==> flow/design.v <==
module mux2(
    input           sel         ,
    input   [31:0]  data0_in    ,
    input   [31:0]  data1_in    ,
    output  [31:0]  data_out    
);
assign  data_out = (sel == 1'b1) ? data1_in : data0_in;  
endmodule
module mux3(
    input           [1:0]   sel         ,
    input           [31:0]  data0_in    ,
    input           [31:0]  data1_in    ,
    input           [31:0]  data2_in    ,
    output  reg     [31:0]  data_out    
);
always @(*)begin
    case(sel)
        2'b00 : data_out = data0_in;
        2'b01 : data_out = data1_in;
        2'b10 : data_out = data2_in;
        default : data_out = 32'd0;
    endcase
end
endmodule
module alu_add(
    input           [31:0]  data0       ,
    input           [31:0]  data1       ,
    output          [31:0]  ALU_result  
);
assign  ALU_result = data0 + data1;
endmodule
module  alu_ctrl(
    input           [3:0]   data_in     ,
    input           [1:0]   ALUOp       ,
    output  reg     [4:0]   ALU_ctl     
);
localparam  ALU_ADD     = 4'b0000   ; 
localparam  ALU_SUB     = 4'b1000   ; 
localparam  ALU_SLL     = 4'b0001   ; 
localparam  ALU_SLT     = 4'b0010   ; 
localparam  ALU_SLTU    = 4'b0011   ; 
localparam  ALU_XOR     = 4'b0100   ; 
localparam  ALU_SRL     = 4'b0101   ; 
localparam  ALU_SRA     = 4'b1101   ; 
localparam  ALU_OR      = 4'b0110   ; 
localparam  ALU_AND     = 4'b0111   ; 
localparam  R_ADD       = 5'b00000  ; 
localparam  R_SUB       = 5'b01000  ; 
localparam  R_SLL       = 5'b00001  ; 
localparam  R_SLT       = 5'b00010  ; 
localparam  R_SLTU      = 5'b00011  ; 
localparam  R_XOR       = 5'b00100  ; 
localparam  R_SRL       = 5'b00101  ; 
localparam  R_SRA       = 5'b01101  ; 
localparam  R_OR        = 5'b00110  ; 
localparam  R_AND       = 5'b00111  ; 
localparam  I_ADD       = 5'b10000  ; 
localparam  I_SUB       = 5'b11000  ; 
localparam  I_SLL       = 5'b10001  ; 
localparam  I_SLT       = 5'b10010  ; 
localparam  I_SLTU      = 5'b10011  ; 
localparam  I_XOR       = 5'b10100  ; 
localparam  I_SRL       = 5'b10101  ; 
localparam  I_SRA       = 5'b11101  ; 
localparam  I_OR        = 5'b10110  ; 
localparam  I_AND       = 5'b10111  ; 
always @(*) begin
    case(ALUOp)
        2'b00 : ALU_ctl = ALU_ADD;
        2'b01 : ALU_ctl = ALU_SUB;
        2'b10 : begin
                    if      (data_in == ALU_ADD ) ALU_ctl = R_ADD ;
                    else if (data_in == ALU_SUB ) ALU_ctl = R_SUB ;
                    else if (data_in == ALU_SLL ) ALU_ctl = R_SLL ;
                    else if (data_in == ALU_SLT ) ALU_ctl = R_SLT ;
                    else if (data_in == ALU_SLTU) ALU_ctl = R_SLTU;
                    else if (data_in == ALU_XOR ) ALU_ctl = R_XOR ;
                    else if (data_in == ALU_SRL ) ALU_ctl = R_SRL ;
                    else if (data_in == ALU_SRA ) ALU_ctl = R_SRA ;
                    else if (data_in == ALU_OR  ) ALU_ctl = R_OR  ;
                    else if (data_in == ALU_AND ) ALU_ctl = R_AND ;
                    else ALU_ctl = 4'd0;
        end
        2'b11 : begin
                    if      (data_in == ALU_ADD ) ALU_ctl = I_ADD ;
                    else if (data_in == ALU_SLL ) ALU_ctl = I_SLL ;
                    else if (data_in == ALU_SLT ) ALU_ctl = I_SLT ;
                    else if (data_in == ALU_SLTU) ALU_ctl = I_SLTU;
                    else if (data_in == ALU_XOR ) ALU_ctl = I_XOR ;
                    else if (data_in == ALU_SRL ) ALU_ctl = I_SRL ;
                    else if (data_in == ALU_SRA ) ALU_ctl = I_SRA ;
                    else if (data_in == ALU_OR  ) ALU_ctl = I_OR  ;
                    else if (data_in == ALU_AND ) ALU_ctl = I_AND ;
                    else ALU_ctl = 4'd0;
        end
        default : ALU_ctl = 4'd0;
    endcase
end
endmodule
module alu_ex(
    input           [4:0]    alu_ctl    ,
    input           [31:0]  data0       ,
    input           [31:0]  data1       ,
    input           [4:0]   shamt       ,
    output  reg     [31:0]  ALU_result  ,
    output                  Zero        
);
localparam  ALU_ADD     = 4'b0000   ; 
localparam  ALU_SUB     = 4'b1000   ; 
localparam  ALU_SLL     = 4'b0001   ; 
localparam  ALU_SLT     = 4'b0010   ; 
localparam  ALU_SLTU    = 4'b0011   ; 
localparam  ALU_XOR     = 4'b0100   ; 
localparam  ALU_SRL     = 4'b0101   ; 
localparam  ALU_SRA     = 4'b1101   ; 
localparam  ALU_OR      = 4'b0110   ; 
localparam  ALU_AND     = 4'b0111   ; 
localparam  R_ADD       = 5'b00000  ; 
localparam  R_SUB       = 5'b01000  ; 
localparam  R_SLL       = 5'b00001  ; 
localparam  R_SLT       = 5'b00010  ; 
localparam  R_SLTU      = 5'b00011  ; 
localparam  R_XOR       = 5'b00100  ; 
localparam  R_SRL       = 5'b00101  ; 
localparam  R_SRA       = 5'b01101  ; 
localparam  R_OR        = 5'b00110  ; 
localparam  R_AND       = 5'b00111  ; 
localparam  I_ADD       = 5'b10000  ; 
localparam  I_SUB       = 5'b11000  ; 
localparam  I_SLL       = 5'b10001  ; 
localparam  I_SLT       = 5'b10010  ; 
localparam  I_SLTU      = 5'b10011  ; 
localparam  I_XOR       = 5'b10100  ; 
localparam  I_SRL       = 5'b10101  ; 
localparam  I_SRA       = 5'b11101  ; 
localparam  I_OR        = 5'b10110  ; 
localparam  I_AND       = 5'b10111  ; 
wire    con_flag = (data0[31] == data1[31]) ? 1'b1 : 1'b0;
always @(*)begin
    case(alu_ctl)
        R_ADD, I_ADD : ALU_result = data0 + data1;
        R_SUB, I_SUB : ALU_result = data0 - data1;
        R_SLL : ALU_result = data0 << data1[4:0];
        I_SLL : ALU_result = data0 << shamt;
        R_SLT, I_SLT : begin
                    if(con_flag == 1'b1) begin
                        if(data0[30:0] < data1[30:0])
                            ALU_result = 32'd1;
                        else
                            ALU_result = 32'd0;
                    end
                    else begin
                        if(data0[31] == 1'b1)
                            ALU_result = 32'd1;
                        else
                            ALU_result = 32'd0;
                    end
                end
        R_SLTU, I_SLTU : begin 
                    if(data0[31:0] < data1[31:0])
                        ALU_result = 32'd1;
                    else
                        ALU_result = 32'd0;
                end
        R_XOR, I_XOR : ALU_result = data0 ^ data1;
        R_SRL : ALU_result = data0 >> data1[4:0];
        I_SRL : ALU_result = data0 >> shamt;
        R_SRA : ALU_result = ($signed(data0)) >> data1[4:0];
        I_SRA : ALU_result = ($signed(data0)) >> shamt;
        R_OR, I_OR : ALU_result = data0 | data1;
        R_AND, I_AND : ALU_result = data0 & data1;
    default : ALU_result = 32'd0;
    endcase
end
assign Zero = (ALU_result == 32'd0);
endmodule
module imm_gen(
    input       [31:0]      data_in     ,
    output  reg [31:0]      data_out    
);
localparam  I_TYPE  = 7'b0010011    ;
localparam  ID_TYPE = 7'b0000011    ;    
localparam  S_TYPE  = 7'b0100011    ;    
localparam  U_TYPE  = 7'b0110111    ;    
localparam  UA_TYPE = 7'b0010111    ;    
localparam  B_TYPE  = 7'b1100011    ;
localparam  J_TYPE  = 7'b1101111    ;    
localparam  JR_TYPE = 7'b1100111    ;    
wire    [6:0]   opcode  ;
assign opcode = data_in[6:0];
always  @(*) begin
    case (opcode)
        I_TYPE, ID_TYPE : data_out = {{20{data_in[31]}}, data_in[31:20] };
        S_TYPE          : data_out = {{20{data_in[31]}}, data_in[31:25], data_in[11:7]};
        U_TYPE, UA_TYPE : data_out = {data_in[31:12], 12'd0};
        B_TYPE          : data_out = {{19{data_in[31]}}, data_in[31], data_in[7], data_in[30:25], data_in[11:8], 1'b0};
        J_TYPE          : data_out = {{11{data_in[31]}}, data_in[31], data_in[19:12],  data_in[20], data_in[30:21], 1'b0};
        JR_TYPE         : data_out = {{20{data_in[31]}}, data_in[31:20] };
        default : data_out = 32'd0;
    endcase
end
endmodule
module  main_ctrl(
    input       [6:0]   instruct_op         ,
    input       [2:0]   instruct_func3      ,
    output  reg [1:0]   imm_add_data0_sel   ,
    output  reg [1:0]   rd_data_sel         ,
    output  reg         rd_addr_sel         ,
    output  reg         reg_wr_imm          ,
    output  reg         reg_wr_wb           ,
    output  reg         mem2reg_sel         ,
    output  reg [1:0]   exAlu_op            ,
    output  reg         mem_wr              ,
    output  reg         mem_rd              ,
    output  reg [2:0]   mem_op              ,
    output  reg         exAlu_data1_sel     
);
localparam      R_OP        = 7'b0110011    ;
localparam      LD_OP       = 7'b0000011    ;
localparam      I_OP        = 7'b0010011    ;
localparam      S_OP        = 7'b0100011    ;
localparam      B_OP        = 7'b1100011    ;
localparam      JAL_OP      = 7'b1101111    ;
localparam      JALR_OP     = 7'b1100111    ;
localparam      LUI_OP      = 7'b0110111    ;
localparam      AUIPC_OP    = 7'b0010111    ;
always @(instruct_op) begin
    case(instruct_op)
        R_OP :  begin
            reg_wr_imm        = 1'b0;
            imm_add_data0_sel = 2'b00;
            rd_data_sel       = 2'b00;
            rd_addr_sel       = 1'b0;
            reg_wr_wb         = 1'b1;
            mem2reg_sel       = 1'b1;
            exAlu_op          = 2'b10;
            mem_wr            = 1'b0;
            mem_rd            = 1'b0;
            exAlu_data1_sel   = 1'b0;
        end
        LD_OP : begin
            reg_wr_imm        = 1'b0;
            imm_add_data0_sel = 2'b00;
            rd_data_sel       = 2'b00;
            rd_addr_sel       = 1'b0;
            reg_wr_wb         = 1'b1;
            mem2reg_sel       = 1'b0;
            exAlu_op          = 2'b00;
            mem_wr            = 1'b0;
            mem_rd            = 1'b1;
            exAlu_data1_sel   = 1'b1;
        end
        I_OP : begin
            reg_wr_imm        = 1'b0;
            imm_add_data0_sel = 2'b00;
            rd_data_sel       = 2'b00;
            rd_addr_sel       = 1'b0;
            reg_wr_wb         = 1'b1;
            mem2reg_sel       = 1'b1;
            exAlu_op          = 2'b11;
            mem_wr            = 1'b0;
            mem_rd            = 1'b0;
            exAlu_data1_sel   = 1'b1;
        end
        S_OP : begin
            reg_wr_imm        = 1'b0;
            imm_add_data0_sel = 2'b00;
            rd_data_sel       = 2'b00;
            rd_addr_sel       = 1'b0;
            reg_wr_wb         = 1'b0;
            mem2reg_sel       = 1'b0;
            exAlu_op          = 2'b00;
            mem_wr            = 1'b1;
            mem_rd            = 1'b0;
            exAlu_data1_sel   = 1'b1;
        end
        B_OP : begin
            reg_wr_imm        = 1'b0;
            imm_add_data0_sel = 2'b00;
            rd_data_sel       = 2'b00;
            rd_addr_sel       = 1'b0;
            reg_wr_wb         = 1'b0;
            mem2reg_sel       = 1'b0;
            exAlu_op          = 2'b01;
            mem_wr            = 1'b0;
            mem_rd            = 1'b0;
            exAlu_data1_sel   = 1'b0;
        end
        JAL_OP : begin
            reg_wr_imm        = 1'b1;
            imm_add_data0_sel = 2'b00;
            rd_data_sel       = 2'b01;
            rd_addr_sel       = 1'b1;
            reg_wr_wb         = 1'b0;
            mem2reg_sel       = 1'b0;
            exAlu_op          = 2'b00;
            mem_wr            = 1'b0;
            mem_rd            = 1'b0;
            exAlu_data1_sel   = 1'b0;
        end
        JALR_OP : begin
            reg_wr_imm        = 1'b1;
            imm_add_data0_sel = 2'b10;
            rd_data_sel       = 2'b10;
            rd_addr_sel       = 1'b1;
            reg_wr_wb         = 1'b0;
            mem2reg_sel       = 1'b0;
            exAlu_op          = 2'b00;
            mem_wr            = 1'b0;
            mem_rd            = 1'b0;
            exAlu_data1_sel   = 1'b0;
        end
        LUI_OP : begin
            reg_wr_imm        = 1'b1;
            imm_add_data0_sel = 2'b01;
            rd_data_sel       = 2'b10;
            rd_addr_sel       = 1'b1;
            reg_wr_wb         = 1'b0;
            mem2reg_sel       = 1'b0;
            exAlu_op          = 2'b00;
            mem_wr            = 1'b0;
            mem_rd            = 1'b0;
            exAlu_data1_sel   = 1'b0;
        end
        AUIPC_OP : begin
            reg_wr_imm        = 1'b1;
            imm_add_data0_sel = 2'b00;
            rd_data_sel       = 2'b10;
            rd_addr_sel       = 1'b1;
            reg_wr_wb         = 1'b0;
            mem2reg_sel       = 1'b0;
            exAlu_op          = 2'b00;
            mem_wr            = 1'b0;
            mem_rd            = 1'b0;
            exAlu_data1_sel   = 1'b0;
        end
        default : begin
            reg_wr_imm        = 1'b0;
            imm_add_data0_sel = 2'b00;
            rd_data_sel       = 2'b00;
            rd_addr_sel       = 1'b0;
            reg_wr_wb         = 1'b0;
            mem2reg_sel       = 1'b0;
            exAlu_op          = 2'b00;
            mem_wr            = 1'b0;
            mem_rd            = 1'b0;
            exAlu_data1_sel   = 1'b0;
        end
    endcase
end
always @(*)begin
    case(instruct_op)
        LD_OP,S_OP : mem_op = instruct_func3;
        default : mem_op = 3'd0;
    endcase
end
endmodule
module hazard_detec(
    input   [31:0]  rs_reg1_rdata       ,
    input   [31:0]  rs_reg2_rdata       ,
    input   [31:0]  instruct_data_in    ,
    output  reg     ctrl_mux_sel        ,
    output  reg     if_flush            ,
    output  reg     pc_mux_sel          ,
    output  reg     pc_stop             
);
localparam      J_TYPE  = 7'b1101111    ;
localparam      B_TYPE  = 7'b1100011    ;
localparam      BEQ     = 3'b000        ;
localparam      BNE     = 3'b001        ;
localparam      BLT     = 3'b100        ;
localparam      BGE     = 3'b101        ;
localparam      BLTU    = 3'b110        ;
localparam      BGEU    = 3'b111        ;
always @(*)begin
    if(instruct_data_in[6:0] == B_TYPE)begin
        case(instruct_data_in[14:12])
            BEQ : if(rs_reg1_rdata == rs_reg2_rdata)    begin
                ctrl_mux_sel = 1'b1;
                if_flush     = 1'b1;
                pc_mux_sel   = 1'b1;
                pc_stop      = 1'b1; 
            end
            else begin
                ctrl_mux_sel = 1'b0;
                if_flush     = 1'b0;
                pc_mux_sel   = 1'b0;
                pc_stop      = 1'b0;
            end
            BNE : if(rs_reg1_rdata != rs_reg2_rdata)    begin
                ctrl_mux_sel = 1'b1;
                if_flush     = 1'b1;
                pc_mux_sel   = 1'b1;
                pc_stop      = 1'b1;
            end
            else begin
                ctrl_mux_sel = 1'b0;
                if_flush     = 1'b0;
                pc_mux_sel   = 1'b0;
                pc_stop      = 1'b0;
            end
            BLT : if(rs_reg1_rdata < rs_reg2_rdata)    begin
                ctrl_mux_sel = 1'b1;
                if_flush     = 1'b1;
                pc_mux_sel   = 1'b1;
                pc_stop      = 1'b1;
            end
            else begin
                ctrl_mux_sel = 1'b0;
                if_flush     = 1'b0;
                pc_mux_sel   = 1'b0;
                pc_stop      = 1'b0;
            end
            BGE : if(rs_reg1_rdata > rs_reg2_rdata)    begin
                ctrl_mux_sel = 1'b1;
                if_flush     = 1'b1;
                pc_mux_sel   = 1'b1;
                pc_stop      = 1'b1;
            end
            else begin
                ctrl_mux_sel = 1'b0;
                if_flush     = 1'b0;
                pc_mux_sel   = 1'b0;
                pc_stop      = 1'b0;
            end
            BLTU : if(rs_reg1_rdata < rs_reg2_rdata)    begin
                ctrl_mux_sel = 1'b1;
                if_flush     = 1'b1;
                pc_mux_sel   = 1'b1;
                pc_stop      = 1'b1;
            end
            else begin
                ctrl_mux_sel = 1'b0;
                if_flush     = 1'b0;
                pc_mux_sel   = 1'b0;
                pc_stop      = 1'b0;
            end
            BGEU : if(rs_reg1_rdata > rs_reg2_rdata)    begin
                ctrl_mux_sel = 1'b1;
                if_flush     = 1'b1;
                pc_mux_sel   = 1'b1;
                pc_stop      = 1'b1;
            end
            else begin
                ctrl_mux_sel = 1'b0;
                if_flush     = 1'b0;
                pc_mux_sel   = 1'b0;
                pc_stop      = 1'b0;
            end
            default :  begin
                ctrl_mux_sel = 1'b0;
                if_flush     = 1'b0;
                pc_mux_sel   = 1'b0;
                pc_stop      = 1'b0;
            end
        endcase
    end
    else if(instruct_data_in[6:0] == J_TYPE ) begin
        ctrl_mux_sel = 1'b1;
        if_flush     = 1'b1;
        pc_mux_sel   = 1'b1;
        pc_stop      = 1'b1;
    end
    else begin
        ctrl_mux_sel = 1'b0;
        if_flush     = 1'b0;
        pc_mux_sel   = 1'b0;
        pc_stop      = 1'b0;
    end
end
endmodule
module forward_unit(
    input       [4:0]   rs_reg1_addr        ,
    input       [4:0]   rs_reg2_addr        ,
    input       [4:0]   id_ex_rs_reg1_addr  ,
    input       [4:0]   id_ex_rs_reg2_addr  ,
    input       [4:0]   ex_mem_wb_addr      ,
    input       [4:0]   mem_wb_addr         ,
    input       [31:0]  ex_mem_alu_result   ,
    input       [31:0]  mem_wb_alu_result   ,
    input               ex_mem_reg_wr       ,
    input               mem_wb_reg_wr       ,
    input               ex_mem_mem_wr       ,
    output  reg [1:0]   forwardA            ,
    output  reg [1:0]   forwardB            ,
    output  reg         forwardC            ,
    output  reg [1:0]   forwardD            
);
always @(*)begin
    if(ex_mem_reg_wr == 1'b1 && ex_mem_wb_addr != 5'd0 && ex_mem_wb_addr == id_ex_rs_reg1_addr)
        forwardA = 2'b10;
    else if(mem_wb_reg_wr == 1'b1 && mem_wb_addr != 5'd0 && 
          !(ex_mem_reg_wr == 1'b1 && (ex_mem_wb_addr != 5'd0) && (ex_mem_wb_addr == id_ex_rs_reg1_addr)) && 
          (mem_wb_addr == id_ex_rs_reg1_addr))
        forwardA = 2'b01;
    else
        forwardA = 2'b00;
end
always @(*)begin
    if(ex_mem_reg_wr == 1'b1 && ex_mem_wb_addr != 5'd0 && ex_mem_wb_addr == id_ex_rs_reg2_addr)
        forwardB = 2'b10;
    else if(mem_wb_reg_wr == 1'b1 && mem_wb_addr != 5'd0 && 
          !(ex_mem_reg_wr == 1'b1 && (ex_mem_wb_addr != 5'd0) && (ex_mem_wb_addr == id_ex_rs_reg2_addr)) && 
          (mem_wb_addr == id_ex_rs_reg2_addr))
        forwardB = 2'b01;
    else
        forwardB = 2'b00;
end
always @(*)begin
    if(ex_mem_mem_wr == 1'b1 && ex_mem_alu_result != 32'b0 && (ex_mem_alu_result == mem_wb_alu_result))
        forwardC = 1'b1;
    else
        forwardC = 1'b0;
end
always @(*)begin
    if(mem_wb_reg_wr == 1'b1 && mem_wb_addr != 5'd0)
        if(mem_wb_addr == rs_reg1_addr)
            forwardD = 2'b01;
        else if(mem_wb_addr == rs_reg2_addr)
            forwardD = 2'b10;
        else
            forwardD = 2'b00;
    else
        forwardD = 2'b00;
end
endmodule
module regfile(
   input                    clk             ,
   input                    rst_n           ,
   input                    wr_reg_en       ,
   input            [4:0]   wr_reg_addr     ,
   input            [31:0]  wr_wdata        ,
   input            [1:0]   forwardD        ,
   input            [4:0]   rs_reg1_addr    ,
   input            [4:0]   rs_reg2_addr    ,
   output   reg     [31:0]  rs_reg1_rdata   ,
   output   reg     [31:0]  rs_reg2_rdata   
);
reg [31:0]  reg_bank    [0:31]  ;
always @(posedge clk or negedge rst_n)begin
    if(!rst_n) begin
        reg_bank[0] <= 32'd0;
        reg_bank[1] <= 32'd0;
        reg_bank[2] <= 32'd0;
        reg_bank[3] <= 32'd0;
        reg_bank[4] <= 32'd0;
        reg_bank[5] <= 32'd0;
        reg_bank[6] <= 32'd0;
        reg_bank[7] <= 32'd0;
        reg_bank[8] <= 32'd0;
        reg_bank[9] <= 32'd0;
        reg_bank[10] <= 32'd0;
        reg_bank[11] <= 32'd0;
        reg_bank[12] <= 32'd0;
        reg_bank[13] <= 32'd0;
        reg_bank[14] <= 32'd0;
        reg_bank[15] <= 32'd0;
        reg_bank[16] <= 32'd0;
        reg_bank[17] <= 32'd0;
        reg_bank[18] <= 32'd0;
        reg_bank[19] <= 32'd0;
        reg_bank[20] <= 32'd0;
        reg_bank[21] <= 32'd0;
        reg_bank[22] <= 32'd0;
        reg_bank[23] <= 32'd0;
        reg_bank[24] <= 32'd0;
        reg_bank[25] <= 32'd0;
        reg_bank[26] <= 32'd0;
        reg_bank[27] <= 32'd0;
        reg_bank[28] <= 32'd0;
        reg_bank[29] <= 32'd0;
        reg_bank[30] <= 32'd0;
        reg_bank[31] <= 32'd0;
    end
    else if (wr_reg_en == 1'b1)begin
        case(wr_reg_addr)
            5'd0 : reg_bank[0] <= wr_wdata;
            5'd1 : reg_bank[1] <= wr_wdata;
            5'd2 : reg_bank[2] <= wr_wdata;
            5'd3 : reg_bank[3] <= wr_wdata;
            5'd4 : reg_bank[4] <= wr_wdata;
            5'd5 : reg_bank[5] <= wr_wdata;
            5'd6 : reg_bank[6] <= wr_wdata;
            5'd7 : reg_bank[7] <= wr_wdata;
            5'd8 : reg_bank[8] <= wr_wdata;
            5'd9 : reg_bank[9] <= wr_wdata;
            5'd10 : reg_bank[10] <= wr_wdata;
            5'd11 : reg_bank[11] <= wr_wdata;
            5'd12 : reg_bank[12] <= wr_wdata;
            5'd13 : reg_bank[13] <= wr_wdata;
            5'd14 : reg_bank[14] <= wr_wdata;
            5'd15 : reg_bank[15] <= wr_wdata;
            5'd16 : reg_bank[16] <= wr_wdata;
            5'd17 : reg_bank[17] <= wr_wdata;
            5'd18 : reg_bank[18] <= wr_wdata;
            5'd19 : reg_bank[19] <= wr_wdata;
            5'd20 : reg_bank[20] <= wr_wdata;
            5'd21 : reg_bank[21] <= wr_wdata;
            5'd22 : reg_bank[22] <= wr_wdata;
            5'd23 : reg_bank[23] <= wr_wdata;
            5'd24 : reg_bank[24] <= wr_wdata;
            5'd25 : reg_bank[25] <= wr_wdata;
            5'd26 : reg_bank[26] <= wr_wdata;
            5'd27 : reg_bank[27] <= wr_wdata;
            5'd28 : reg_bank[28] <= wr_wdata;
            5'd29 : reg_bank[29] <= wr_wdata;
            5'd30 : reg_bank[30] <= wr_wdata;
            5'd31 : reg_bank[31] <= wr_wdata;
        endcase
    end
end
always @(posedge clk or negedge rst_n)begin
    if(!rst_n) begin
        rs_reg1_rdata <= 32'd0;
    end
    else if(forwardD == 2'd1)
        rs_reg1_rdata <= wr_wdata;
    else
        rs_reg1_rdata <= reg_bank[rs_reg1_addr];
end
always @(posedge clk or negedge rst_n)begin
    if(!rst_n) begin
        rs_reg2_rdata <= 32'd0;
    end
    else if(forwardD == 2'd2)
        rs_reg2_rdata <= wr_wdata;
    else
        rs_reg2_rdata <= reg_bank[rs_reg2_addr];
end
endmodule
module if_id(
    input               clk                     ,
    input               rstn                    ,
    input               if_flush                ,
    input       [31:0]  PC_line_in              ,
    input       [31:0]  instruct_data_line_in   ,
    output  reg [31:0]  PC_line_out             ,
    output      [31:0]  instruct_data_line_out      
);
always @(posedge clk or negedge rstn) begin
    if(!rstn)
        PC_line_out <= 32'd0;
    else if(if_flush == 1'b1)
        PC_line_out <= 32'd0;
    else
        PC_line_out <= PC_line_in;
end
assign  instruct_data_line_out = instruct_data_line_in;
endmodule
module id_ex(
    input               clk                         ,
    input               rstn                        ,
    input               reg_wr_line_in              ,
    input               mem2reg_sel_line_in         ,
    input               mem_wr_line_in              ,
    input               mem_rd_line_in              ,
    input       [2:0]   mem_op_line_in              ,
    input       [1:0]   exAlu_op_line_in            ,
    input               exAlu_data1_sel_line_in     ,
    input       [31:0]  reg1_data_line_in           ,
    input       [31:0]  reg2_data_line_in           ,
    input       [31:0]  imm_gen_data_line_in        ,
    input       [3:0]   instruct_alu_ctrl_line_in   ,
    input       [4:0]   reg_wb_addr_line_in         ,
    input       [4:0]   rs_reg1_addr_line_in        ,
    input       [4:0]   rs_reg2_addr_line_in        ,
    output  reg         reg_wr_line_out             ,
    output  reg         mem2reg_sel_line_out        ,
    output  reg         mem_wr_line_out             ,
    output  reg         mem_rd_line_out             ,
    output  reg [2:0]   mem_op_line_out             ,
    output  reg [1:0]   exAlu_op_line_out           ,
    output  reg         exAlu_data1_sel_line_out    ,
    output      [31:0]  reg1_data_line_out          ,
    output      [31:0]  reg2_data_line_out          ,
    output  reg [31:0]  imm_gen_data_line_out       ,
    output  reg [3:0]   instruct_alu_ctrl_line_out  ,
    output  reg [4:0]   reg_wb_addr_line_out        ,
    output  reg [4:0]   rs_reg1_addr_line_out       ,
    output  reg [4:0]   rs_reg2_addr_line_out
);
always @(posedge clk or negedge rstn) begin
    if(!rstn) begin
        reg_wr_line_out          <= 1'd0;
        mem2reg_sel_line_out     <= 1'd0;
        mem_wr_line_out          <= 1'd0;
        mem_rd_line_out          <= 1'd0;
        mem_op_line_out          <= 3'd0;
        exAlu_op_line_out        <= 2'd0;
        exAlu_data1_sel_line_out <= 1'd0;
    end
    else begin
        reg_wr_line_out         <= reg_wr_line_in         ;
        mem2reg_sel_line_out    <= mem2reg_sel_line_in    ;
        mem_wr_line_out         <= mem_wr_line_in         ;
        mem_rd_line_out         <= mem_rd_line_in         ;
        mem_op_line_out         <= mem_op_line_in         ;
        exAlu_op_line_out       <= exAlu_op_line_in       ;
        exAlu_data1_sel_line_out<= exAlu_data1_sel_line_in;
    end
end
assign reg1_data_line_out = reg1_data_line_in;
assign reg2_data_line_out = reg2_data_line_in;
always @(posedge clk or negedge rstn) begin
    if(!rstn)
        imm_gen_data_line_out <= 32'd0;
    else
        imm_gen_data_line_out <= imm_gen_data_line_in;
end
always @(posedge clk or negedge rstn) begin
    if(!rstn)
        instruct_alu_ctrl_line_out <= 4'd0;
    else
        instruct_alu_ctrl_line_out <= instruct_alu_ctrl_line_in;
end
always @(posedge clk or negedge rstn) begin
    if(!rstn)
        reg_wb_addr_line_out <= 5'd0;
    else
        reg_wb_addr_line_out <= reg_wb_addr_line_in;
end
always @(posedge clk or negedge rstn) begin
    if(!rstn) begin
       rs_reg1_addr_line_out <= 5'd0;
       rs_reg2_addr_line_out <= 5'd0;
    end
    else begin
       rs_reg1_addr_line_out <= rs_reg1_addr_line_in;
       rs_reg2_addr_line_out <= rs_reg2_addr_line_in;
    end
end
endmodule
module ex_mem(
    input               clk                         ,
    input               rstn                        ,
    input               reg_wr_line_in              ,
    input               mem2reg_sel_line_in         ,
    input               mem_wr_line_in              ,
    input               mem_rd_line_in              ,
    input       [2:0]   mem_op_line_in              ,
    input       [31:0]  alu_ex_result_line_in       ,
    input       [31:0]  reg2_data_line_in           ,
    input       [4:0]   reg_wb_addr_line_in         ,
    output  reg         reg_wr_line_out             ,
    output  reg         mem2reg_sel_line_out        ,
    output  reg         mem_wr_line_out             ,
    output  reg         mem_rd_line_out             ,
    output  reg [2:0]   mem_op_line_out             ,
    output  reg [31:0]  alu_ex_result_line_out      ,
    output  reg [31:0]  reg2_data_line_out          ,
    output  reg [4:0]   reg_wb_addr_line_out        
);
always @(posedge clk or negedge rstn) begin
    if(!rstn) begin
        reg_wr_line_out     <= 1'd0;
        mem2reg_sel_line_out<= 1'd0;
        mem_wr_line_out     <= 1'd0;
        mem_rd_line_out     <= 1'd0;
        mem_op_line_out     <= 3'd0;
    end
    else begin
        reg_wr_line_out     <= reg_wr_line_in     ;
        mem2reg_sel_line_out<= mem2reg_sel_line_in;
        mem_wr_line_out     <= mem_wr_line_in     ;
        mem_rd_line_out     <= mem_rd_line_in     ;
        mem_op_line_out     <= mem_op_line_in     ;
    end
end
always @(posedge clk or negedge rstn) begin
    if(!rstn) begin
        alu_ex_result_line_out  <= 32'd0;
    end
    else begin
        alu_ex_result_line_out  <= alu_ex_result_line_in;
    end
end
always @(posedge clk or negedge rstn) begin
    if(!rstn)
        reg2_data_line_out <= 32'd0;
    else
        reg2_data_line_out <= reg2_data_line_in;
end
always @(posedge clk or negedge rstn) begin
    if(!rstn)
        reg_wb_addr_line_out <= 5'd0;
    else
        reg_wb_addr_line_out <= reg_wb_addr_line_in;
end
endmodule
module mem_wb(
    input               clk                         ,
    input               rstn                        ,
    input               reg_wr_line_in              ,
    input               mem2reg_sel_line_in         ,
    input       [31:0]  ram_data_out_line_in        ,
    input       [31:0]  alu_ex_result_line_in       ,
    input       [4:0]   reg_wb_addr_line_in         ,
    output  reg         reg_wr_line_out             ,
    output  reg         mem2reg_sel_line_out        ,
    output  reg [31:0]  ram_data_out_line_out       ,
    output  reg [31:0]  alu_ex_result_line_out      ,
    output  reg [4:0]   reg_wb_addr_line_out        
);
always @(posedge clk or negedge rstn) begin
    if(!rstn) begin
        reg_wr_line_out     <= 1'd0;
        mem2reg_sel_line_out<= 1'd0;
    end
    else begin
        reg_wr_line_out     <= reg_wr_line_in     ;
        mem2reg_sel_line_out<= mem2reg_sel_line_in;
    end
end
always @(*) begin
        ram_data_out_line_out <= ram_data_out_line_in;
end
always @(posedge clk or negedge rstn) begin
    if(!rstn)
        alu_ex_result_line_out <= 31'd0;
    else
        alu_ex_result_line_out <= alu_ex_result_line_in;
end
always @(posedge clk or negedge rstn) begin
    if(!rstn)
        reg_wb_addr_line_out <= 5'd0;
    else
        reg_wb_addr_line_out <= reg_wb_addr_line_in;
end
endmodule
module wrap_iram(
    input                   sclk        ,
    input                   mem_wr      ,
    input                   mem_rd      ,
    input           [31:0]  addr        ,
    input           [31:0]  wdata       ,
    output          [31:0]  rdata       ,
    output                  sram_cs     ,
    output          [11:0]  sram_addr   ,
    input           [31:0]  sram_rdata  
);
wire            ram_cs      ;
wire    [3:0]   ram_we      ;
wire    [11:0]   ram_addr   ;
wire    [31:0]  ram_wdata   ;
wire    [31:0]  ram_rdata   ;
assign  ram_cs  = mem_wr | mem_rd;
assign  ram_addr= addr[13:2];
assign  ram_we  = 4'b0000   ;
assign  rdata   = ram_rdata ;
assign ram_wdata = 32'd0;
assign  sram_cs    = ram_cs    ;
assign  sram_addr  = ram_addr  ;
assign  ram_rdata  = sram_rdata;
endmodule
module wrap_dram(
    input                   sclk        ,
    input                   rstn        ,
    input                   mem_wr      ,
    input                   mem_rd      ,
    input           [2:0]   mem_op      ,
    input           [31:0]  addr        ,
    input           [31:0]  wdata       ,
    output  reg     [31:0]  rdata       ,
    output                  sram_cs     ,
    output          [3:0]   sram_we     ,
    output          [11:0]  sram_addr   ,
    output          [31:0]  sram_wdata  ,
    input           [31:0]  sram_rdata  
);
localparam  SB_TYPE = 3'b000    ;
localparam  SH_TYPE = 3'b001    ;
localparam  SW_TYPE = 3'b010    ;
localparam  LB_TYPE = 3'b000    ;
localparam  LH_TYPE = 3'b001    ;
localparam  LW_TYPE = 3'b010    ;
localparam  LBU_TYPE = 3'b100   ;
localparam  LHU_TYPE = 3'b101   ;
wire            ram_cs      ;
reg     [3:0]   ram_we      ;
wire    [11:0]   ram_addr    ;
reg     [31:0]  ram_wdata   ;
wire    [31:0]  ram_rdata   ;
assign  ram_cs = mem_wr || mem_rd;
assign  ram_addr = addr[13:2];
always @(*)begin
    if(mem_wr)
        case(mem_op)
            SB_TYPE : ram_we = 4'b0001 << addr[1:0];
            SH_TYPE : ram_we = 4'b0011 << addr[1:0];
            SW_TYPE : ram_we = 4'b1111;
            default : ram_we = 4'b0000;
        endcase
    else
        ram_we = 4'b0000;
end
always @(*)begin
        case(mem_op)
            SB_TYPE : begin
                if(addr[1:0] == 2'b00)
                    ram_wdata = {24'd0, wdata[7:0]};
                else if(addr[1:0] == 2'b01)
                    ram_wdata = {16'd0, wdata[7:0],8'd0};
                else if(addr[1:0] == 2'b10)
                    ram_wdata = {8'd0, wdata[7:0],16'd0};
                else if(addr[1:0] == 2'b11)
                    ram_wdata = {wdata[7:0],24'd0};
                else 
                    ram_wdata = 32'd0;
            end
            SH_TYPE : begin
                if(addr[1:0] == 2'b00)
                    ram_wdata = {16'd0, wdata[15:0]};
                else if(addr[1:0] == 2'b10)
                    ram_wdata = {wdata[15:0],16'd0};
                else 
                    ram_wdata = 32'd0;
            end
            SW_TYPE : ram_wdata = wdata;
            default : ram_wdata = 32'd0;
        endcase
end
reg     [2:0]   mem_op_r    ;
reg     [1:0]   addr_low2_r ;
always @(posedge sclk or negedge rstn) begin
    if(!rstn) begin
        mem_op_r <= 3'd0;
        addr_low2_r <= 2'b0;
    end
    else begin
        mem_op_r <= mem_op;
        addr_low2_r <= addr[1:0];        
    end
end
always @(*)begin
    case(mem_op_r)
        LB_TYPE : begin
            if(addr_low2_r == 2'b00)
                rdata = {{24{ram_rdata[7]}},ram_rdata[7:0]};
            else if(addr_low2_r == 2'b01)
                rdata = {{24{ram_rdata[15]}},ram_rdata[15:8]};
            else if(addr_low2_r == 2'b10)
                rdata = {{24{ram_rdata[23]}},ram_rdata[23:16]};
            else if(addr_low2_r == 2'b11)
                rdata = {{24{ram_rdata[31]}},ram_rdata[31:24]};
            else
                rdata = 32'd0;
        end
        LH_TYPE : begin
            if(addr_low2_r == 2'b00)
                rdata = {{16{ram_rdata[15]}},ram_rdata[15:0]};
            else if(addr_low2_r == 2'b10)
                rdata = {{16{ram_rdata[31]}},ram_rdata[31:16]};
            else
                rdata = 32'd0;
        end
        LW_TYPE : rdata = ram_rdata;
        LBU_TYPE : begin
            if(addr_low2_r == 2'b00)
                rdata = {24'd0,ram_rdata[7:0]};
            else if(addr_low2_r == 2'b01)
                rdata = {24'd0,ram_rdata[15:8]};
            else if(addr_low2_r == 2'b10)
                rdata = {24'd0,ram_rdata[23:16]};
            else if(addr_low2_r == 2'b11)
                rdata = {24'd0,ram_rdata[31:24]};
            else
                rdata = 32'd0;
        end
        LHU_TYPE : begin
            if(addr_low2_r == 2'b00)
                rdata = {16'd0,ram_rdata[15:0]};
            else if(addr_low2_r == 2'b10)
                rdata = {16'd0,ram_rdata[31:16]};
            else
                rdata = 32'd0;
        end
        default : rdata = 32'd0;
    endcase
end
assign  sram_cs    = ram_cs    ;
assign  sram_we    = ram_we    ;
assign  sram_addr  = ram_addr  ;
assign  sram_wdata = ram_wdata ;
assign  ram_rdata  = sram_rdata;
endmodule
module riscv_core(
    input           sys_clk         ,
    input           sys_rst_n       ,
    output  reg     led_test        ,
    output          iram_cs         ,
    output  [11:0]  iram_addr       ,
    input   [31:0]  iram_rdata      ,
    output          dram_cs         ,
    output  [3:0]   dram_we         ,
    output  [11:0]  dram_addr       ,
    output  [31:0]  dram_wdata      ,
    input   [31:0]  dram_rdata      
);
reg     [31:0]  PC                          ;
wire    [31:0]  alu_add4_data               ; 
wire    [31:0]  pc_mux_data                 ;
wire    [31:0]  alu_imm_data                ;
wire    [31:0]  instruct_data               ;
wire    [31:0]  PC_line2_out                ;
wire    [31:0]  instruct_data_line2_out     ;
wire    [6:0]   instruct_op                 ;
wire    [2:0]   instruct_func3              ;
wire            ctrl_mux_sel                ;
wire            if_flush                    ;
wire            pc_mux_sel                  ;
wire            pc_stop                     ;
wire    [1:0]   imm_add_data0_sel           ;
wire    [1:0]   rd_data_sel                 ;
wire            rd_addr_sel                 ;
wire            reg_wr_imm                  ;
wire            reg_wr_wb                   ;
wire            mem2reg_sel                 ;
wire    [1:0]   exAlu_op                    ;
wire            mem_wr                      ;
wire            mem_rd                      ;
wire    [2:0]   mem_op                      ;
wire            exAlu_data1_sel             ;
wire            ctrl_mux_reg_wr             ;
wire            ctrl_mux_mem2reg_sel        ;
wire    [1:0]   ctrl_mux_exAlu_op           ;
wire            ctrl_mux_mem_wr             ;
wire            ctrl_mux_mem_rd             ;
wire    [2:0]   ctrl_mux_mem_op             ;
wire            ctrl_mux_exAlu_data1_sel    ;
wire    [4:0]   rs_reg1_addr                ;  
wire    [4:0]   rs_reg2_addr                ;  
wire    [31:0]  rs_reg1_rdata               ;
wire    [31:0]  rs_reg2_rdata               ;
wire    [31:0]  rd_wdata_mux                ;
wire    [4:0]   rd_addr_mux                 ;
wire            reg_wr_mux                  ;
wire    [31:0]  imm_gen_data                ;
wire    [3:0]   instruct_alu_ctrl           ;
wire    [4:0]   instruct_reg_wb_addr        ;
wire            reg_wr_line3_out            ;
wire            mem2reg_sel_line3_out       ;
wire            mem_wr_line3_out            ;
wire            mem_rd_line3_out            ;
wire    [2:0]   mem_op_line3_out            ;
wire    [1:0]   exAlu_op_line3_out          ;
wire            exAlu_data1_sel_line3_out   ;
wire    [31:0]  reg1_data_line3_out         ;
wire    [31:0]  reg2_data_line3_out         ;
wire    [31:0]  imm_gen_data_line3_out      ;
wire    [3:0]   instruct_alu_ctrl_line3_out ;
wire    [4:0]   reg_wb_addr_line3_out       ;
wire    [4:0]   rs_reg1_addr_line3_out      ;
wire    [4:0]   rs_reg2_addr_line3_out      ;
wire    [31:0]  forwardA_mux_out            ;
wire    [31:0]  forwardB_mux_out            ;
wire    [31:0]  alu_data2_mux               ;
wire    [31:0]  alu_ex_result               ;
wire    [4:0]   ALU_ctl                     ;
wire            reg_wr_line4_out            ;
wire            mem2reg_sel_line4_out       ;
wire            mem_wr_line4_out            ;
wire            mem_rd_line4_out            ;
wire    [2:0]   mem_op_line4_out            ;
wire    [31:0]  alu_ex_result_line4_out     ;
wire    [31:0]  reg2_data_line4_out         ;
wire    [4:0]   reg_wb_addr_line4_out       ;
wire    [31:0]  ram_data_out                ;
wire            reg_wr_line5_out            ;
wire            mem2reg_sel_line5_out       ;
wire    [31:0]  ram_data_out_line5_out      ;
wire    [31:0]  alu_ex_result_line5_out     ;
wire    [4:0]   reg_wb_addr_line5_out       ;
wire    [31:0]  mem2reg_data_back           ;
wire            alu_ex_zero                 ;
wire    [1:0]   forwardA                    ;
wire    [1:0]   forwardB                    ;
wire            forwardC                    ;
wire    [1:0]   forwardD                    ;
always @(posedge sys_clk or negedge sys_rst_n) begin
    if(!sys_rst_n)
        led_test <= 1'b1  ;
    else if(PC == 32'h1000)
        led_test <= ~led_test  ;
end
mux2     u_mux_imm(
    .sel                        ( pc_mux_sel                    ),
    .data0_in                   ( alu_add4_data                 ),
    .data1_in                   ( alu_imm_data                  ),
    .data_out                   ( pc_mux_data                   )
);
always @(posedge sys_clk or negedge sys_rst_n) begin
    if(!sys_rst_n)
        PC <= 32'd0;
    else
        PC <= pc_mux_data;
end
alu_add     u_alu_add_4(
    .data0                      ( 32'd4                         ),
    .data1                      ( PC                            ),
    .ALU_result                 ( alu_add4_data                 )
);
wrap_iram   u_wrap_iram(
    .sclk                       ( sys_clk                       ),
    .mem_wr                     ( 1'b0                          ),
    .mem_rd                     ( !if_flush                     ),
    .addr                       ( PC                            ),
    .wdata                      ( 32'd0                         ),
    .rdata                      ( instruct_data                 ),
    .sram_cs                    ( iram_cs                       ),
    .sram_addr                  ( iram_addr                     ),
    .sram_rdata                 ( iram_rdata                    )
);
if_id       u_if_id(
    .clk                        ( sys_clk                       ),
    .rstn                       ( sys_rst_n                     ),
    .if_flush                   ( if_flush                      ),
    .PC_line_in                 ( PC                            ),
    .instruct_data_line_in      ( instruct_data                 ),
    .PC_line_out                ( PC_line2_out                  ),
    .instruct_data_line_out     ( instruct_data_line2_out       )    
);
wire    [31:0]  imm_add_mux_data    ;        
hazard_detec        u_hazard_detec(
    .rs_reg1_rdata              ( rs_reg1_rdata                 ),
    .rs_reg2_rdata              ( rs_reg2_rdata                 ),
    .instruct_data_in           ( instruct_data_line2_out       ),
    .ctrl_mux_sel               ( ctrl_mux_sel                  ),
    .if_flush                   ( if_flush                      ),
    .pc_mux_sel                 ( pc_mux_sel                    ),
    .pc_stop                    ( pc_stop                       )
);
mux3        u_mux_imm_add(
    .sel                        ( imm_add_data0_sel             ),
    .data0_in                   ( PC_line2_out                  ),
    .data1_in                   ( 32'd0                         ),
    .data2_in                   ( rs_reg1_rdata                 ),
    .data_out                   ( imm_add_mux_data              )
);
alu_add     u_alu_add_imm(
    .data0                      ( imm_add_mux_data              ),
    .data1                      ( imm_gen_data                  ),
    .ALU_result                 ( alu_imm_data                  )
);
assign  instruct_op = instruct_data_line2_out[6:0];
assign  instruct_func3 = instruct_data_line2_out[14:12];
main_ctrl    u_main_ctrl(
    .instruct_op                ( instruct_op                   ),
    .instruct_func3             ( instruct_func3                ),
    .imm_add_data0_sel          ( imm_add_data0_sel             ),
    .rd_data_sel                ( rd_data_sel                   ),
    .rd_addr_sel                ( rd_addr_sel                   ),
    .reg_wr_imm                 ( reg_wr_imm                    ),
    .reg_wr_wb                  ( reg_wr_wb                     ),
    .mem2reg_sel                ( mem2reg_sel                   ),
    .exAlu_op                   ( exAlu_op                      ),
    .mem_wr                     ( mem_wr                        ),
    .mem_rd                     ( mem_rd                        ),
    .mem_op                     ( mem_op                        ),
    .exAlu_data1_sel            ( exAlu_data1_sel               ) 
);
wire    [31:0]  ctrl_mux_data0_in   = {22'd0,reg_wr_wb, mem2reg_sel, exAlu_op, mem_wr, mem_rd, mem_op, exAlu_data1_sel};
wire    [31:0]  ctrl_mux_data_out   ;
mux2 u_crtl_mux(
    .sel                        ( ctrl_mux_sel                  ),
    .data0_in                   ( ctrl_mux_data0_in             ),
    .data1_in                   ( 32'd0                         ),
    .data_out                   ( ctrl_mux_data_out             )
);
assign ctrl_mux_reg_wr           = ctrl_mux_data_out[9]  ;
assign ctrl_mux_mem2reg_sel      = ctrl_mux_data_out[8]  ;
assign ctrl_mux_exAlu_op         = ctrl_mux_data_out[7:6];
assign ctrl_mux_mem_wr           = ctrl_mux_data_out[5]  ;
assign ctrl_mux_mem_rd           = ctrl_mux_data_out[4]  ;
assign ctrl_mux_mem_op           = ctrl_mux_data_out[3:1];
assign ctrl_mux_exAlu_data1_sel  = ctrl_mux_data_out[0]  ;
assign rs_reg1_addr = instruct_data_line2_out[19:15];
assign rs_reg2_addr = instruct_data_line2_out[24:20];
mux3     u_mux_rd_data(
    .sel                        ( rd_data_sel               ),
    .data0_in                   ( mem2reg_data_back         ),
    .data1_in                   ( PC                        ),
    .data2_in                   ( alu_imm_data              ),
    .data_out                   ( rd_wdata_mux              )
);
assign rd_addr_mux = rd_addr_sel ? instruct_reg_wb_addr : reg_wb_addr_line5_out;
assign  reg_wr_mux = reg_wr_imm || reg_wr_line5_out;
regfile     u_regfile(
   .clk                         ( sys_clk                       ),
   .rst_n                       ( sys_rst_n                     ),
   .wr_reg_en                   ( reg_wr_mux                    ),
   .wr_reg_addr                 ( rd_addr_mux                   ),
   .wr_wdata                    ( rd_wdata_mux                  ),
   .forwardD                    ( forwardD                      ),
   .rs_reg1_addr                ( rs_reg1_addr                  ),
   .rs_reg2_addr                ( rs_reg2_addr                  ),
   .rs_reg1_rdata               ( rs_reg1_rdata                 ),
   .rs_reg2_rdata               ( rs_reg2_rdata                 )
);
imm_gen     u_imm_gen(
    .data_in                    (instruct_data_line2_out        ),
    .data_out                   (imm_gen_data                   )
);
assign  instruct_alu_ctrl   = {instruct_data_line2_out[30], instruct_data_line2_out[14:12]};
assign  instruct_reg_wb_addr= instruct_data_line2_out[11:7];
id_ex       u_id_ex(
    .clk                        ( sys_clk                       ),
    .rstn                       ( sys_rst_n                     ),
    .reg_wr_line_in             ( ctrl_mux_reg_wr               ),
    .mem2reg_sel_line_in        ( ctrl_mux_mem2reg_sel          ),
    .mem_wr_line_in             ( ctrl_mux_mem_wr               ),
    .mem_rd_line_in             ( ctrl_mux_mem_rd               ),
    .mem_op_line_in             ( ctrl_mux_mem_op               ),
    .exAlu_op_line_in           ( ctrl_mux_exAlu_op             ),
    .exAlu_data1_sel_line_in    ( ctrl_mux_exAlu_data1_sel      ),
    .reg1_data_line_in          ( rs_reg1_rdata                 ),
    .reg2_data_line_in          ( rs_reg2_rdata                 ),
    .imm_gen_data_line_in       ( imm_gen_data                  ),
    .instruct_alu_ctrl_line_in  ( instruct_alu_ctrl             ),
    .reg_wb_addr_line_in        ( instruct_reg_wb_addr          ),
    .rs_reg1_addr_line_in       ( rs_reg1_addr                  ),
    .rs_reg2_addr_line_in       ( rs_reg2_addr                  ),
    .reg_wr_line_out            ( reg_wr_line3_out              ),
    .mem2reg_sel_line_out       ( mem2reg_sel_line3_out         ),
    .mem_wr_line_out            ( mem_wr_line3_out              ),
    .mem_rd_line_out            ( mem_rd_line3_out              ),
    .mem_op_line_out            ( mem_op_line3_out              ),
    .exAlu_op_line_out          ( exAlu_op_line3_out            ),
    .exAlu_data1_sel_line_out   ( exAlu_data1_sel_line3_out     ),
    .reg1_data_line_out         ( reg1_data_line3_out           ),
    .reg2_data_line_out         ( reg2_data_line3_out           ),
    .imm_gen_data_line_out      ( imm_gen_data_line3_out        ),
    .instruct_alu_ctrl_line_out ( instruct_alu_ctrl_line3_out   ),
    .reg_wb_addr_line_out       ( reg_wb_addr_line3_out         ),
    .rs_reg1_addr_line_out      ( rs_reg1_addr_line3_out        ),
    .rs_reg2_addr_line_out      ( rs_reg2_addr_line3_out        )
);
wire    [4:0]   shamt_data = rs_reg2_addr_line3_out ;
mux3    u_forwardA_mux(
    .sel                        ( forwardA                  ),
    .data0_in                   ( reg1_data_line3_out       ),
    .data1_in                   ( mem2reg_data_back         ),
    .data2_in                   ( alu_ex_result_line4_out   ),
    .data_out                   ( forwardA_mux_out          )
);
mux3    u_forwardB_mux(
    .sel                        ( forwardB                  ),
    .data0_in                   ( reg2_data_line3_out       ),
    .data1_in                   ( mem2reg_data_back         ),
    .data2_in                   ( alu_ex_result_line4_out   ),
    .data_out                   ( forwardB_mux_out          )
);
mux2     u_mux_alu_d2(
    .sel                        ( exAlu_data1_sel_line3_out ),
    .data0_in                   ( forwardB_mux_out          ),
    .data1_in                   ( imm_gen_data_line3_out    ),
    .data_out                   ( alu_data2_mux             )
);
alu_ctrl u_alu_ctrl(
    .data_in                    ( instruct_alu_ctrl_line3_out   ),
    .ALUOp                      ( exAlu_op_line3_out            ),
    .ALU_ctl                    ( ALU_ctl                       )
);
alu_ex     u_alu_ex(
    .alu_ctl                    ( ALU_ctl                   ),
    .data0                      ( forwardA_mux_out          ),
    .data1                      ( alu_data2_mux             ),
    .shamt                      ( shamt_data                ),
    .ALU_result                 ( alu_ex_result             ),
    .Zero                       ( alu_ex_zero               )
);
ex_mem      u_ex_mem(
    .clk                        ( sys_clk                   ),
    .rstn                       ( sys_rst_n                 ),
    .reg_wr_line_in             ( reg_wr_line3_out          ),
    .mem2reg_sel_line_in        ( mem2reg_sel_line3_out     ),
    .mem_wr_line_in             ( mem_wr_line3_out          ),
    .mem_rd_line_in             ( mem_rd_line3_out          ),
    .mem_op_line_in             ( mem_op_line3_out          ),
    .alu_ex_result_line_in      ( alu_ex_result             ),
    .reg2_data_line_in          ( reg2_data_line3_out       ),
    .reg_wb_addr_line_in        ( reg_wb_addr_line3_out     ),
    .reg_wr_line_out            ( reg_wr_line4_out          ),
    .mem2reg_sel_line_out       ( mem2reg_sel_line4_out     ),
    .mem_wr_line_out            ( mem_wr_line4_out          ),
    .mem_rd_line_out            ( mem_rd_line4_out          ),
    .mem_op_line_out            ( mem_op_line4_out          ),
    .alu_ex_result_line_out     ( alu_ex_result_line4_out   ),
    .reg2_data_line_out         ( reg2_data_line4_out       ),
    .reg_wb_addr_line_out       ( reg_wb_addr_line4_out     )
);
wire    [31:0]      dram_wdata_mux  ;
mux2     u_mux_dram_wdata(
    .sel                        ( forwardC                  ),
    .data0_in                   ( reg2_data_line4_out       ),
    .data1_in                   ( mem2reg_data_back         ),
    .data_out                   ( dram_wdata_mux            )
);
wrap_dram   u_wrap_dram(
    .sclk                       ( sys_clk                   ),
    .rstn                       ( sys_rst_n                 ),
    .mem_wr                     ( mem_wr_line4_out          ),
    .mem_rd                     ( mem_rd_line4_out          ),
    .mem_op                     ( mem_op_line4_out          ),
    .addr                       ( alu_ex_result_line4_out   ),
    .wdata                      ( dram_wdata_mux            ),
    .rdata                      ( ram_data_out              ),
    .sram_cs                    ( dram_cs                   ),
    .sram_we                    ( dram_we                   ),
    .sram_addr                  ( dram_addr                 ),
    .sram_wdata                 ( dram_wdata                ),
    .sram_rdata                 ( dram_rdata                )
);
mem_wb  u_mem_wb(
    .clk                        ( sys_clk                   ),
    .rstn                       ( sys_rst_n                 ),
    .reg_wr_line_in             ( reg_wr_line4_out          ),
    .mem2reg_sel_line_in        ( mem2reg_sel_line4_out     ),
    .ram_data_out_line_in       ( ram_data_out              ),
    .alu_ex_result_line_in      ( alu_ex_result_line4_out   ),
    .reg_wb_addr_line_in        ( reg_wb_addr_line4_out     ),
    .reg_wr_line_out            ( reg_wr_line5_out          ),
    .mem2reg_sel_line_out       ( mem2reg_sel_line5_out     ),
    .ram_data_out_line_out      ( ram_data_out_line5_out    ),
    .alu_ex_result_line_out     ( alu_ex_result_line5_out   ),
    .reg_wb_addr_line_out       ( reg_wb_addr_line5_out     )
);
mux2     u_mux_mem2reg(
    .sel                        ( mem2reg_sel_line5_out     ),
    .data0_in                   ( ram_data_out_line5_out    ),
    .data1_in                   ( alu_ex_result_line5_out   ),
    .data_out                   ( mem2reg_data_back         )
);
forward_unit    u_forward_unit(
    .rs_reg1_addr               ( rs_reg1_addr              ),
    .rs_reg2_addr               ( rs_reg2_addr              ),
    .id_ex_rs_reg1_addr         ( rs_reg1_addr_line3_out    ),
    .id_ex_rs_reg2_addr         ( rs_reg2_addr_line3_out    ),
    .ex_mem_wb_addr             ( reg_wb_addr_line4_out     ),
    .mem_wb_addr                ( reg_wb_addr_line5_out     ),
    .ex_mem_alu_result          ( alu_ex_result_line4_out   ),
    .mem_wb_alu_result          ( alu_ex_result_line5_out   ),
    .ex_mem_reg_wr              ( reg_wr_line4_out          ),
    .mem_wb_reg_wr              ( reg_wr_line5_out          ),
    .ex_mem_mem_wr              ( mem_wr_line4_out          ),
    .forwardA                   ( forwardA                  ),
    .forwardB                   ( forwardB                  ),
    .forwardC                   ( forwardC                  ),
    .forwardD                   ( forwardD                  )
);
endmodule
# --- Step by step through the tools: riscv_core ---
# Tool output for the design above, in the order of the flow.
# Line numbers count from 1 in the design file above.
# Library cell names are shortened.
inputs:
  design: "riscv_core"
  clk_port: "sys_clk"
  library: "sky130hd"
  lib_corner: "tt_025C_1v80"

# --- After elaboration ---
# Source: Yosys, flattened and elaborated. Widths are those after wreduce. Registers that Yosys merges into a memory's read port (data or address) are not register bits. Print and check cells do not count.
word_totals:
  output_inout_bits: 63
  reg_bits: 1334
  input_bits: 66
op_classes:
  n_addsub: 4
  logic: 4
  compare: 4
  n_mux: 89
  shifts: 8
  n_eq: 170
  n_reduce_logical: 82
ops:
  columns: ["op", "n"]
  rows:
  - ["32-bit parallel mux with 32-bit select", 2]
  - ["32-bit 2-to-1 mux", 24]
  - ["32-bit parallel mux with 13-bit select", 1]
  - ["32-bit parallel mux with 3-bit select", 4]
  - ["32-bit parallel mux with 5-bit select", 2]
  - ["5-bit equality test with constant B", 58]
  - ["5-bit by 4-bit equality test with 1-bit output with constant B", 26]
  - ["32-bit by 5-bit right shift with 32-bit output", 4]
  - ["5-bit 2-to-1 mux", 19]
  - ["5-bit by 3-bit equality test with 1-bit output with constant B", 16]
  - ["2-bit AND reduction", 32]
  - ["32-bit adder", 2]
  - ["32-bit < comparator", 2]
  - ["32-bit equality test", 2]
  - ["32-bit by 5-bit left shift with 32-bit output", 2]
  - ["32-bit parallel mux with 2-bit select", 1]
  - ["5-bit by 2-bit equality test with 1-bit output with constant B", 8]
  - ["3-bit by 32-bit adder with 32-bit output with constant A", 1]
  - ["32-bit by 13-bit equality test with 1-bit output with constant B", 1]
  - ["32-bit subtractor", 1]
  - ["32-bit greater-than comparator", 1]
  - ["32-bit != test", 1]
  - ["32-bit bitwise AND", 1]
  - ["32-bit bitwise OR", 1]
  - ["32-bit XOR", 1]
  - ["32-bit nonzero test", 1]
  - ["31-bit < comparator", 1]
  - ["5-bit equality test", 6]
# Other operator kinds: 41; their cells: 140.

# --- Longest topological paths ---
# Longest topological path by Yosys (ltp), each cell counted once; first at word level (registers and memories cut), then after technology mapping (sequential cells cut; the memories' decode and read muxes count).
depth:
  depth_word: 15
  abc_area: 0
  mapped_depth: 23

# --- Netlist ---
# The flow's flattened synthesis, as Yosys stat reports it; memories are mapped. The netlist is that of the ABC_AREA named above (0 if unset); the other value can give another one.
mapped:
  cells: 8199
  ffs: 1332
  buf_cells: 740
  synth_area_mm2: 0.0739171
  sequential_area_mm2: 0.0333332
by_type:
  columns: ["cell_type", "n"]
  rows:
  - ["dfrtp_1", 1331]
  - ["a21oi_1", 1024]
  - ["nor2_1", 1134]
  - ["a22o_1", 377]
  - ["a221oi_1", 364]
  - ["a22oi_1", 376]
  - ["clkbuf_1", 668]
  - ["o21ai_0", 443]
  - ["ha_1", 163]
  - ["mux2i_1", 196]
  - ["nand2_1", 517]
  - ["nand4_1", 157]
  - ["nand3_1", 138]
  - ["o32a_1", 66]
  - ["xor2_1", 75]
  - ["inv_1", 169]
  - ["a21o_1", 79]
  - ["mux2_2", 52]
# Other cell types: 73; their cells: 870.
# The figures by module come from a second, unflattened synthesis with its own total; it is not the netlist above.
unflattened:
  hier_cells: 8177
  area_unflattened_mm2: 0.0856346
# Each row is one instance without its submodules.
modules:
  columns: ["module", "cells", "instances", "area_mm2"]
  rows:
  - ["regfile", 4566, 1, 0.0540881]
  - ["alu_ex", 1619, 1, 0.0103399]
  - ["alu_add", 241, 2, 0.0017442]
  - ["mux3", 77, 4, 0.000787]
  - ["mux2", 36, 5, 0.0005443]
  - ["id_ex", 125, 1, 0.0020069]
  - ["ex_mem", 76, 1, 0.0019018]
  - ["wrap_dram", 204, 1, 0.0016078]
  - ["if_id", 99, 1, 0.0012637]
  - ["mem_wb", 71, 1, 0.0012162]
  - ["riscv_core", 54, 1, 0.000991]
  - ["hazard_detec", 131, 1, 0.0009021]
  - ["forward_unit", 106, 1, 0.0008308]
  - ["imm_gen", 68, 1, 0.0004805]
# Further modules, not shown: 3.

# --- Worst setup path after synthesis ---
# OpenSTA on the mapped netlist: ideal clock, no wires. The path of least setup slack (recovery checks aside). Input and output delay are each 20% of the period. Register names are those of the netlist, which keeps one name where synthesis merged equal registers.
synth_path:
  kind: "input to register"
  from: "input port iram_rdata[5]"
  to: "register u_regfile.reg_bank[0][30]"
  in_delay_ns: 2.000
  launch_ns: 2.000
  required_ns: 9.859
  path_stages: 20
  setup_slack_ns: 3.299
  t_arrival_ns: 6.560
  setup_time_ns: 0.141
  n_path_buf: 5
  period_ns: 10.0
  delay_ns: 4.701
  synth_period_reached_ns: 6.701
# "delay_ns" = arrival - input delay + setup time.
# "path_stages" counts driving pins, that of a launching flip-flop among them; a cell with two outputs on the path counts twice.
# "synth_period_reached_ns" = period - worst setup slack (recovery checks aside). The figure is calculated, with input and output delays left at 20% of the set period.
synth_between:
  path_cell_list: "clkbuf_1 > nand3b_1 > nor3_1 > clkbuf_1 > or2_2 > clkbuf_1 > a21o_1 > ha_1 > clkbuf_1 > a21o_1 > a21oi_1 > o21ai_0 > a311o_1 > a211o_1 > a31oi_1 > o21ai_0 > a31oi_1 > mux2i_1 > clkbuf_1 > a31oi_1"
synth_rtl:
  columns: ["element", "line", "text"]
  rows:
  - ["start, declared", 992, "input   [31:0]  iram_rdata      ,"]
  - ["end, assigned", 542, "reg_bank[0] <= 32'd0;"]
  - ["end, assigned", 577, "5'd0 : reg_bank[0] <= wr_wdata;"]
  - ["end, declared", 539, "reg [31:0]  reg_bank    [0:31]  ;"]
# Chain of elaborated cells between the ends: none given.
# Some nets on the timed path still bear RTL names; the line given drives or declares the net.
synth_named_nets:
  columns: ["signal", "line", "text"]
  rows:
  - ["imm_gen_data[15]", 192, "case (opcode)"]

# --- Timing after layout ---
# From the final timing report of job 1: the path of least setup slack in the routed layout; clock arrival at registers is part of the times.
layout_path:
  kind: "input to register"
  from: "input port iram_rdata[6]"
  to: "register u_regfile.rs_reg2_rdata[20]"
  n_path_buf: 7
  in_delay_ns: 2.42
  setup_time_ns: 0.09
  required_ns: 12.80
  setup_slack_ns: 2.57
  launch_ns: 2.42
  path_stages: 20
  t_arrival_ns: 10.23
  period_ns: 12.1
# At most two assigning lines are given for a register; there are more.
layout_between:
  path_cell_list: "clkdlybuf4s50_1 > nand3b_1 > nor3_1 > buf_4 > clkbuf_1 > or2_2 > clkbuf_1 > a21o_1 > ha_1 > a21o_1 > a2111oi_0 > a21boi_0 > o31ai_1 > a2111oi_0 > o41ai_2 > buf_2 > a21oi_4 > clkbuf_1 > o21ai_0 > buf_4"
layout_rtl:
  columns: ["element", "line", "text"]
  rows:
  - ["start, declared", 992, "input   [31:0]  iram_rdata      ,"]
  - ["end, assigned", 626, "rs_reg2_rdata <= wr_wdata;"]
  - ["end, assigned", 628, "rs_reg2_rdata <= reg_bank[rs_reg2_addr];"]
  - ["end, declared", 537, "output   reg     [31:0]  rs_reg2_rdata"]
# Chain of elaborated cells between the ends: none given.
# Some nets on the timed path still bear RTL names; the line given drives or declares the net.
layout_named_nets:
  columns: ["signal", "line", "text"]
  rows:
  - ["imm_gen_data[12]", 192, "case (opcode)"]

# Top module riscv_core; platform sky130hd; tools Yosys and OpenROAD; 5 stored runs in no particular order. Input and output delays are each 20% of the period that was set; the output load is 0.01 pF.
# "period_less_ws_ns" = clock period - worst setup slack. The figure is calculated, with input and output delays left at 20% of the set period.
# "worst_path_allowed_less_slack_ns" means the part of the period allowed to the worst setup path (the constraints hold back 20% at inputs and 20% at outputs) less its slack; where the path has registers, the arrival times of their clocks count too.
# "final_power_uw": no workload was simulated; the value follows from the tool's default switching activity.
runs:
  - name: "job 1"
    settings:
      CAP_MARGIN: 35
      CELL_PAD_IN_SITES_DETAIL_PLACEMENT: 0
      CELL_PAD_IN_SITES_GLOBAL_PLACEMENT: 1
      CORE_MARGIN: 6
      CORE_UTILIZATION: 22
      CTS_CLUSTER_DIAMETER: 156
      CTS_CLUSTER_SIZE: 72
      GPL_ROUTABILITY_DRIVEN: 1
      GPL_TIMING_DRIVEN: 0
      HOLD_SLACK_MARGIN: -0.1
      MAX_ROUTING_LAYER: "met4"
      PLACE_DENSITY: 0.45
      SETUP_SLACK_MARGIN: -0.11
      SLEW_MARGIN: 15
      period_ns: 12.1
    results:
      yosys.chip_area_mm2: 0.0739171
      dieArea_mm2: 0.350044
      post_route_stdcell_area_mm2: 0.0907583
      layout_utilization_frac: 0.272
      setup_worst_slack_ns: 2.570
      total_negative_slack_ns: 0.000
      worst_hold_slack_ns: 0.361
      final_power_uw: 12085
      period_less_ws_ns: 9.530
      worst_path_allowed_less_slack_ns: 7.11
      timing.worst_path_kind: "input to register"
  - name: "job 2"
    settings:
      CAP_MARGIN: 5
      CELL_PAD_IN_SITES_DETAIL_PLACEMENT: 1
      CELL_PAD_IN_SITES_GLOBAL_PLACEMENT: 0
      CORE_ASPECT_RATIO: 0.57
      CORE_UTILIZATION: 42
      CTS_CLUSTER_DIAMETER: 55
      GPL_ROUTABILITY_DRIVEN: 0
      GPL_TIMING_DRIVEN: 1
      MIN_ROUTING_LAYER: "met2"
      SLEW_MARGIN: 30
      period_ns: 4.7
      CORE_MARGIN: 2
    outcome: "not finished: routing ended with error GRT-0116"
  - name: "job 3"
    settings:
      ABC_AREA: 0
      CAP_MARGIN: 40
      CELL_PAD_IN_SITES_DETAIL_PLACEMENT: 2
      CELL_PAD_IN_SITES_GLOBAL_PLACEMENT: 1
      CORE_ASPECT_RATIO: 0.83
      CORE_UTILIZATION: 65
      CTS_CLUSTER_SIZE: 20
      GPL_ROUTABILITY_DRIVEN: 0
      GPL_TIMING_DRIVEN: 0
      MIN_ROUTING_LAYER: "met2"
      TNS_END_PERCENT: 40
      period_ns: 6.78
      CORE_MARGIN: 2
      SLEW_MARGIN: 20
    outcome: "not finished: placement ended with a tool error"
  - name: "job 4"
    settings:
      CELL_PAD_IN_SITES_DETAIL_PLACEMENT: 1
      CELL_PAD_IN_SITES_GLOBAL_PLACEMENT: 1
      CORE_MARGIN: 9
      CORE_UTILIZATION: 50
      CTS_CLUSTER_SIZE: 50
      GPL_ROUTABILITY_DRIVEN: 1
      GPL_TIMING_DRIVEN: 0
      PLACE_DENSITY_LB_ADDON: 0.25
      SETUP_SLACK_MARGIN: 0.45
      SLEW_MARGIN: 30
      period_ns: 12.4
      CAP_MARGIN: 20
    outcome: "not finished: routing ended with error GRT-0116"
  - name: "job 5"
    settings:
      ABC_AREA: 0
      CAP_MARGIN: 40
      CELL_PAD_IN_SITES_DETAIL_PLACEMENT: 2
      CELL_PAD_IN_SITES_GLOBAL_PLACEMENT: 1
      CORE_UTILIZATION: 65
      GPL_ROUTABILITY_DRIVEN: 1
      GPL_TIMING_DRIVEN: 0
      MIN_ROUTING_LAYER: "met2"
      TNS_END_PERCENT: 10
      period_ns: 4.48
      CORE_MARGIN: 2
      SLEW_MARGIN: 20
    outcome: "not finished: placement ended with a tool error"
